==> flow/design.v <==
`timescale 1ns/1ps
module top(
	input clk,
	input rst,
	input valid,
	input dir,
	input signed [31:0] n,
	output [31:0] zeroCount,
	output signed [31:0] xOut
);
	reg signed [31:0] xReg;
	wire signed [31:0] xNext;
	always @(posedge clk or posedge rst)begin
		if(rst) xReg<=32'sd50;
		else if(valid) xReg<=xNext;
	end
	assign xOut=xReg;
	wire signed[31:0] signedN;
	assign signedN=dir? n: -n;
	wire signed [31:0] addOut;
	wire signed [31:0] modOut;
	wire signed [31:0] normOut;
	wire zeroHit;
	adder uAdd(.a(xReg), .b(signedN), .sum(addOut));
	modulo uMod(.in(addOut), .out(modOut));
	normalize uNorm(.in(modOut), .out(normOut));
	comparator uCmp(.in(normOut), .zero(zeroHit));
	assign xNext=normOut;
	counter uCnt(
		.clk(clk),
		.rst(rst),
		.inc(valid&zeroHit),
		.count(zeroCount)
	);
endmodule
module adder(
	input signed [31:0] a,
	input signed [31:0] b,
	output signed [31:0] sum
);
	assign sum=a+b;
endmodule
module modulo(
	input signed [31:0] in,
	output signed [31:0] out
);
	assign out=in%100;
endmodule
module normalize(
	input signed [31:0] in,
	output signed [31:0] out
);
	assign out=(in<0)? (in+100): in;
endmodule
module comparator(
	input signed [31:0] in,
	output zero
);
	assign zero = (in==0);
endmodule
module counter(
	input clk,
	input rst,
	input inc,
	output reg [31:0] count
);
	always @(posedge clk or posedge rst)begin
		if(rst) count<=32'd0;
		else if(inc) count<=count+1;
	end
endmodule
Wiki page: top / tool data

Tool chain data of top. Tool output for the design above before and after an edit, in the order of the flow. "before" refers to lines of the RTL above, "after" to lines of the edited file. "change" is "after" less "before", of the values as shown; "rel. change" is that difference over "before", in percent. Library cell names are shortened. The mark - stands for no value.

Top: top. Clock input: clk. Cell library: sky130hd. Library corner: tt_025C_1v80.

Edit of the RTL. The edit as a unified diff against the file above. The edit is scripted: it alters the design's behaviour and was not made to optimise anything.

```diff
@@ -6,7 +6,11 @@
 	input dir,
 	input signed [31:0] n,
-	output [31:0] zeroCount,
+	output [31:0] zeroCount_out,
 	output signed [31:0] xOut
 );
+	wire [31:0] zeroCount;
+	reg [31:0] zeroCount_r;
+	always @(posedge clk) zeroCount_r <= zeroCount;
+	assign zeroCount_out = zeroCount_r;
 	reg signed [31:0] xReg;
 	wire signed [31:0] xNext;
```

Word-level counts. Yosys after proc, flatten, opt, wreduce and memory -nomap, before mapping. Enables and synchronous resets that opt folds into registers are not counted as muxes. Memory bits, and registers merged into a memory's read port (data or address), are not among the register bits. Print and check cells are not counted. Equal cells are merged and count once.

Storage and ports: flip-flop bits (word level) (before 64, after 96, change +32, rel. change +50.00%); bits of input ports (before 36, after 36, change 0, rel. change 0.00%); output and inout port bits (before 64, after 64, change 0, rel. change 0.00%); elaborated cells (before 12, after 13, change +1, rel. change +8.33%).

Cells by class: add/subtract/negate cells (before 4, after 4, change 0, rel. change 0.00%); divide/modulo/power cells (before 1, after 1, change 0, rel. change 0.00%); order comparisons (before 1, after 1, change 0, rel. change 0.00%); muxes and demuxes (before 2, after 2, change 0, rel. change 0.00%); bitwise operators (before 1, after 1, change 0, rel. change 0.00%); reduce/logical cells (before 1, after 1, change 0, rel. change 0.00%).

Unchanged operator kinds not shown: 9.

Longest topological paths. Depth = most cells in a row (Yosys ltp): at word level without a register or memory, in the mapped netlist without a sequential cell, where the memories' decode and read muxes count.

Depth: word-level depth (before 8, after 8, change 0, rel. change 0.00%); ABC_AREA (before 0, after 0); gate-level depth with buffers (before 93, after 99, change +6, rel. change +6.45%); gate-level depth less buffers (before 82, after 84, change +2, rel. change +2.44%).

Synthesis result. The flow's flattened synthesis, as Yosys stat reports it; memories are mapped. The netlist is that of the ABC_AREA named above (0 if unset); the other value can give another one.

Mapped netlist: mapped cells (before 1730, after 1817, change +87, rel. change +5.03%); chip area (Yosys) (um^2) (before 13635.6, after 14083.5, change +447.9, rel. change +3.28%); mapped flip-flops (before 64, after 96, change +32, rel. change +50.00%); buffer cells (before 67, after 73, change +6, rel. change +8.96%).

Cell types: nor2_1 (before 203, after 159, change -44, rel. change -21.67%); nor4_1 (before 12, after 49, change +37, rel. change +308.33%); dfxtp_1 (before 0, after 32, change +32); a2111oi_4 (before 33, after 3, change -30, rel. change -90.91%); o31ai_1 (before 10, after 25, change +15, rel. change +150.00%); inv_1 (before 34, after 47, change +13, rel. change +38.24%); nand3_1 (before 58, after 70, change +12, rel. change +20.69%); a311oi_1 (before 5, after 17, change +12, rel. change +240.00%); nand4_1 (before 40, after 29, change -11, rel. change -27.50%); mux2_2 (before 20, after 10, change -10, rel. change -50.00%); a21oi_1 (before 113, after 122, change +9, rel. change +7.96%); buf_2 (before 18, after 9, change -9, rel. change -50.00%); nand2_1 (before 131, after 139, change +8, rel. change +6.11%); o21ai_0 (before 69, after 77, change +8, rel. change +11.59%); or3_1 (before 16, after 24, change +8, rel. change +50.00%); buf_4 (before 14, after 21, change +7, rel. change +50.00%); o21bai_1 (before 8, after 1, change -7, rel. change -87.50%); nand2b_1 (before 16, after 10, change -6, rel. change -37.50%).

Unchanged cell types not shown: 29. Not every row of either side is listed. The figures by module come from a second, unflattened synthesis with its own total; it is not the netlist above.

Second synthesis, totals: cells (unflattened synthesis) (before 1786, after 1818, change +32, rel. change +1.79%); area (unflattened synthesis) (um^2) (before 13875.8, after 14516.4, change +640.6, rel. change +4.62%).

Each row is one instance without its submodules.

Modules, before: modulo (times used 1, cells 1105, area 7614.8 um^2, seq. area 0.0 um^2); adder (times used 1, cells 275, area 2045.7 um^2, seq. area 0.0 um^2); top (times used 1, cells 184, area 1974.4 um^2, seq. area 804.5 um^2); counter (times used 1, cells 126, area 1510.2 um^2, seq. area 800.8 um^2); normalize (times used 1, cells 85, area 658.1 um^2, seq. area 0.0 um^2); comparator (times used 1, cells 11, area 72.6 um^2, seq. area 0.0 um^2).

Modules, after: modulo (times used 1, cells 1105, area 7614.8 um^2, seq. area 0.0 um^2); top (times used 1, cells 216, area 2615.0 um^2, seq. area 1445.1 um^2); adder (times used 1, cells 275, area 2045.7 um^2, seq. area 0.0 um^2); counter (times used 1, cells 126, area 1510.2 um^2, seq. area 800.8 um^2); normalize (times used 1, cells 85, area 658.1 um^2, seq. area 0.0 um^2); comparator (times used 1, cells 11, area 72.6 um^2, seq. area 0.0 um^2).

Timing after synthesis. Path of least setup slack by OpenSTA after synthesis, without wires, with an ideal clock, recovery checks aside; 20% of the period is set as input and as output delay. Where synthesis merged equal registers, the netlist keeps one of their names.

Timing after synthesis: kind (before input to register, after input to register); from (before input port n[12], after input port n[6]); to (before register uCnt.count[10], after register uCnt.count[12]); clock period (ns) (before 34.0, after 34.0, change 0.0, rel. change 0.00%); external input delay (ns) (before 6.800, after 6.800, change 0.000, rel. change 0.00%); time at the first pin (ns) (before 6.800, after 6.800, change 0.000, rel. change 0.00%); arrival (ns) (before 27.303, after 28.156, change +0.853, rel. change +3.12%); data required time (ns) (before 33.865, after 33.861, change -0.004, rel. change -0.01%); path slack (ns) (before 6.562, after 5.705, change -0.857); delay of the path (ns) (before 20.638, after 21.495, change +0.857, rel. change +4.15%); driving pins on the path (before 83, after 92, change +9, rel. change +10.84%); synthesis period reached (ns) (before 27.438, after 28.295, change +0.857, rel. change +3.12%).

"delay of the path" is the arrival time less input delay plus setup time. "driving pins on the path" counts driving pins, that of a launching flip-flop among them; a cell with two outputs on the path counts twice. "synthesis period reached" = period - worst setup slack (recovery checks aside). The figure is calculated, with input and output delays left at 20% of the set period. Between the ends stands the longest chain of elaborated cells between them, by number of cells; it is not shown to be the way that was timed. Of several equally long chains one is given. Each line given opens the expression or statement behind the cell; cells for indexed reads and writes are added by Yosys, which also makes memories of some case tables.

Between the ends, after synthesis, before:
Path through: or4_1 > or4_1 > nor2b_1 > nor3b_1 > a21o_1 > o21ai_0 > xor2_1 > ha_1 > clkbuf_1 > a21o_1 > a2111oi_0 > a21oi_1 > a21oi_1 > xor2_1 > nand4b_1 > a2111oi_4 > a221oi_4 > maj3_2 > [... 47 more ...] > maj3_1 > xnor2_1 > a21o_1 > or4_1 > and4_1 > buf_4 > o211ai_2 > nand2_1 > o221a_2 > o21a_1 > or2_1 > ha_1 > a21oi_1 > mux2_2 > o21ai_4 > buf_6 > a2111oi_4 > xor2_1. The entry for length of the longest elaborated chain reads 8. The figure for elaborated cells on any way between the ends is 9. Classes of those cells: 3 x add/sub; 1 x div; 1 x compare; 2 x mux; 1 x logic; 1 x reduce/logical.

RTL lines, path after synthesis, before: start, declared (line 7) `input signed [31:0] n,`; negation 32 bit (line 19) `assign signedN=dir? n: -n;`; two-way mux 32 bit (line 19); adder 32 bit (line 41) `assign sum=a+b;`; remainder unit 32 x 8 -> 32 bit (line 47) `assign out=in%100;`; adder 32 x 8 -> 32 bit (line 53) `assign out=(in<0)? (in+100): in;`; two-way mux 32 bit (line 53); logical NOT 32 bit (line 59) `assign zero = (in==0);`; bitwise AND 1 bit (line 32) `.inc(valid&zeroHit),`; end, assigned (line 68) `if(rst) count<=32'd0;`; end, assigned (line 69) `else if(inc) count<=count+1;`; end, declared (line 65) `output reg [31:0] count`.

Between the ends, after synthesis, after:
Path through: nor4_1 > nand2b_1 > nor3_1 > nand3_1 > nor2_1 > a21oi_1 > xor2_1 > ha_1 > clkbuf_1 > nand2_1 > o21ai_0 > nor3_1 > a211o_1 > and3_1 > a211oi_1 > or4b_1 > o21ai_1 > xnor2_1 > [... 56 more ...] > xnor2_2 > nand3_2 > a221oi_1 > nor2_1 > maj3_2 > o21ai_2 > a211o_1 > nand3_2 > xor2_1 > inv_1 > ha_1 > inv_1 > nor2_1 > a311o_1 > a222oi_1 > buf_4 > nor4b_1 > xor2_1. The entry for length of the longest elaborated chain reads 8. The figure for elaborated cells on any way between the ends is 9. Classes of those cells: 3 x add/sub; 1 x div; 1 x compare; 2 x mux; 1 x logic; 1 x reduce/logical.

RTL lines, path after synthesis, after: start, declared (line 7) `input signed [31:0] n,`; negation 32 bit (line 23) `assign signedN=dir? n: -n;`; two-way mux 32 bit (line 23); adder 32 bit (line 45) `assign sum=a+b;`; remainder unit 32 x 8 -> 32 bit (line 51) `assign out=in%100;`; adder 32 x 8 -> 32 bit (line 57) `assign out=(in<0)? (in+100): in;`; two-way mux 32 bit (line 57); logical NOT 32 bit (line 63) `assign zero = (in==0);`; bitwise AND 1 bit (line 36) `.inc(valid&zeroHit),`; end, assigned (line 72) `if(rst) count<=32'd0;`; end, assigned (line 73) `else if(inc) count<=count+1;`; end, declared (line 69) `output reg [31:0] count`.

Path in the finished layout. From the final timing report of each run of pair 1: the path of least setup slack in the routed layout; clock arrival at registers is part of the times.

Timing after layout: kind (before input to register, after input to register); from (before input port n[5], after input port n[11]); to (before register uCnt.count[1], after register uCnt.count[1]); clock period (ns) (before 34.0, after 34.0, change 0.0, rel. change 0.00%); external input delay (ns) (before 6.80, after 6.80, change 0.00, rel. change 0.00%); time at the first pin (ns) (before 6.80, after 6.80, change 0.00, rel. change 0.00%); arrival (ns) (before 32.21, after 32.11, change -0.10, rel. change -0.31%); data required time (ns) (before 34.22, after 34.22, change 0.00, rel. change 0.00%); path slack (ns) (before 2.01, after 2.11, change +0.10); driving pins on the path (before 78, after 82, change +4, rel. change +5.13%).

Between the ends stands the longest chain of elaborated cells between them, by number of cells; it is not shown to be the way that was timed. Of several equally long chains one is given.

Between the ends, after layout, before:
Path through: clkdlybuf4s50_1 > or4_4 > nor4_2 > nor2b_1 > nor2_1 > xnor2_1 > ha_1 > a21oi_1 > o21ai_1 > o311ai_1 > nand4_1 > nor4_2 > a31oi_1 > xnor2_2 > a311oi_1 > or2_1 > o21a_1 > o21ai_1 > [... 42 more ...] > o21ai_1 > maj3_1 > xnor2_1 > a21o_1 > or4_1 > and4_1 > nand2_1 > a21boi_0 > o221a_2 > o21a_1 > or2_1 > ha_1 > a21oi_1 > mux2_2 > o21ai_4 > buf_4 > a211oi_2 > mux2_1. The entry for length of the longest elaborated chain reads 8. The figure for elaborated cells on any way between the ends is 9. Classes of those cells: 3 x add/sub; 1 x div; 1 x compare; 2 x mux; 1 x logic; 1 x reduce/logical.

RTL lines, path after layout, before: start, declared (line 7) `input signed [31:0] n,`; negation 32 bit (line 19) `assign signedN=dir? n: -n;`; two-way mux 32 bit (line 19); adder 32 bit (line 41) `assign sum=a+b;`; remainder unit 32 x 8 -> 32 bit (line 47) `assign out=in%100;`; adder 32 x 8 -> 32 bit (line 53) `assign out=(in<0)? (in+100): in;`; two-way mux 32 bit (line 53); logical NOT 32 bit (line 59) `assign zero = (in==0);`; bitwise AND 1 bit (line 32) `.inc(valid&zeroHit),`; end, assigned (line 68) `if(rst) count<=32'd0;`; end, assigned (line 69) `else if(inc) count<=count+1;`; end, declared (line 65) `output reg [31:0] count`.

Between the ends, after layout, after:
Path through: clkdlybuf4s50_1 > or4_1 > nor2_1 > and4b_1 > a21oi_1 > xor2_1 > ha_1 > a211oi_1 > o21ai_0 > o21ai_0 > a21oi_1 > or3_1 > or4b_1 > o21ai_1 > xnor2_1 > a21oi_1 > or4_1 > and3_2 > [... 46 more ...] > xnor2_2 > nand3_2 > nand3_1 > o31ai_1 > a2111o_1 > o211ai_1 > o311a_1 > nand3_2 > xor2_1 > inv_1 > ha_1 > inv_1 > nor2_1 > a311o_1 > a222oi_1 > buf_4 > nor3_2 > mux2_1. The entry for length of the longest elaborated chain reads 8. The figure for elaborated cells on any way between the ends is 9. Classes of those cells: 3 x add/sub; 1 x div; 1 x compare; 2 x mux; 1 x logic; 1 x reduce/logical.

RTL lines, path after layout, after: start, declared (line 7) `input signed [31:0] n,`; negation 32 bit (line 23) `assign signedN=dir? n: -n;`; two-way mux 32 bit (line 23); adder 32 bit (line 45) `assign sum=a+b;`; remainder unit 32 x 8 -> 32 bit (line 51) `assign out=in%100;`; adder 32 x 8 -> 32 bit (line 57) `assign out=(in<0)? (in+100): in;`; two-way mux 32 bit (line 57); logical NOT 32 bit (line 63) `assign zero = (in==0);`; bitwise AND 1 bit (line 36) `.inc(valid&zeroHit),`; end, assigned (line 72) `if(rst) count<=32'd0;`; end, assigned (line 73) `else if(inc) count<=count+1;`; end, declared (line 69) `output reg [31:0] count`.

Flow runs. Both versions went through the flow (Yosys, OpenROAD) with the same settings in each pair. Constraints: input delay and output delay 20% of the set period each, output load 0.01 pF.

Settings, pair 1:
Under CORE_UTILIZATION stands 40. For period_ns the number is 34.0. CAP_MARGIN: 20. For CORE_MARGIN the number is 2. For SLEW_MARGIN the number is 20.

Results, pair 1: synthesis area (um^2) (before 13635.6, after 14083.5, change +447.9, rel. change +3.28%); full die area (um^2) (before 35581.3, after 36725.9, change +1144.6, rel. change +3.22%); standard-cell area after layout (um^2) (before 15361.0, after 15820.2, change +459.2, rel. change +2.99%); utilization (%) (before 45.8, after 45.7, change -0.1); worst setup slack after layout (ns) (before 2.010, after 2.112, change +0.102); setup TNS (ns) (before 0.000, after 0.000, change 0.000); smallest hold slack (ns) (before 0.485, after 0.400, change -0.085); period achieved (ns) (before 31.990, after 31.888, change -0.102, rel. change -0.32%).

Settings, pair 2:
The entry for ABC_AREA reads 0. CELL_PAD_IN_SITES_DETAIL_PLACEMENT: 0. The figure for CELL_PAD_IN_SITES_GLOBAL_PLACEMENT is 0. Under CORE_ASPECT_RATIO stands 1.69. Under CORE_UTILIZATION stands 27. The figure for GPL_ROUTABILITY_DRIVEN is 1. The figure for GPL_TIMING_DRIVEN is 0. Under PLACE_DENSITY_LB_ADDON stands 0.01. The figure for SETUP_SLACK_MARGIN is 1.18. For SLEW_MARGIN the number is 30. For period_ns the number is 18.9. CAP_MARGIN: 20. For CORE_MARGIN the number is 2.

Results, pair 2: synthesis area (um^2) (before 13635.6, after 14083.5, change +447.9, rel. change +3.28%); full die area (um^2) (before 52377.7, after 54068.1, change +1690.4, rel. change +3.23%); standard-cell area after layout (um^2) (before 20930.1, after 22350.2, change +1420.1, rel. change +6.78%); utilization (%) (before 41.7, after 43.4, change +1.7); worst setup slack after layout (ns) (before -5.757, after -6.409, change -0.652); setup TNS (ns) (before -338.115, after -384.207, change -46.092); smallest hold slack (ns) (before 0.477, after 0.397, change -0.080); period achieved (ns) (before 24.657, after 25.309, change +0.652, rel. change +2.64%).

By "period achieved" is meant the clock period of the run minus its worst setup slack. This is arithmetic on one report: input and output delays are still those of the set period (20% each).
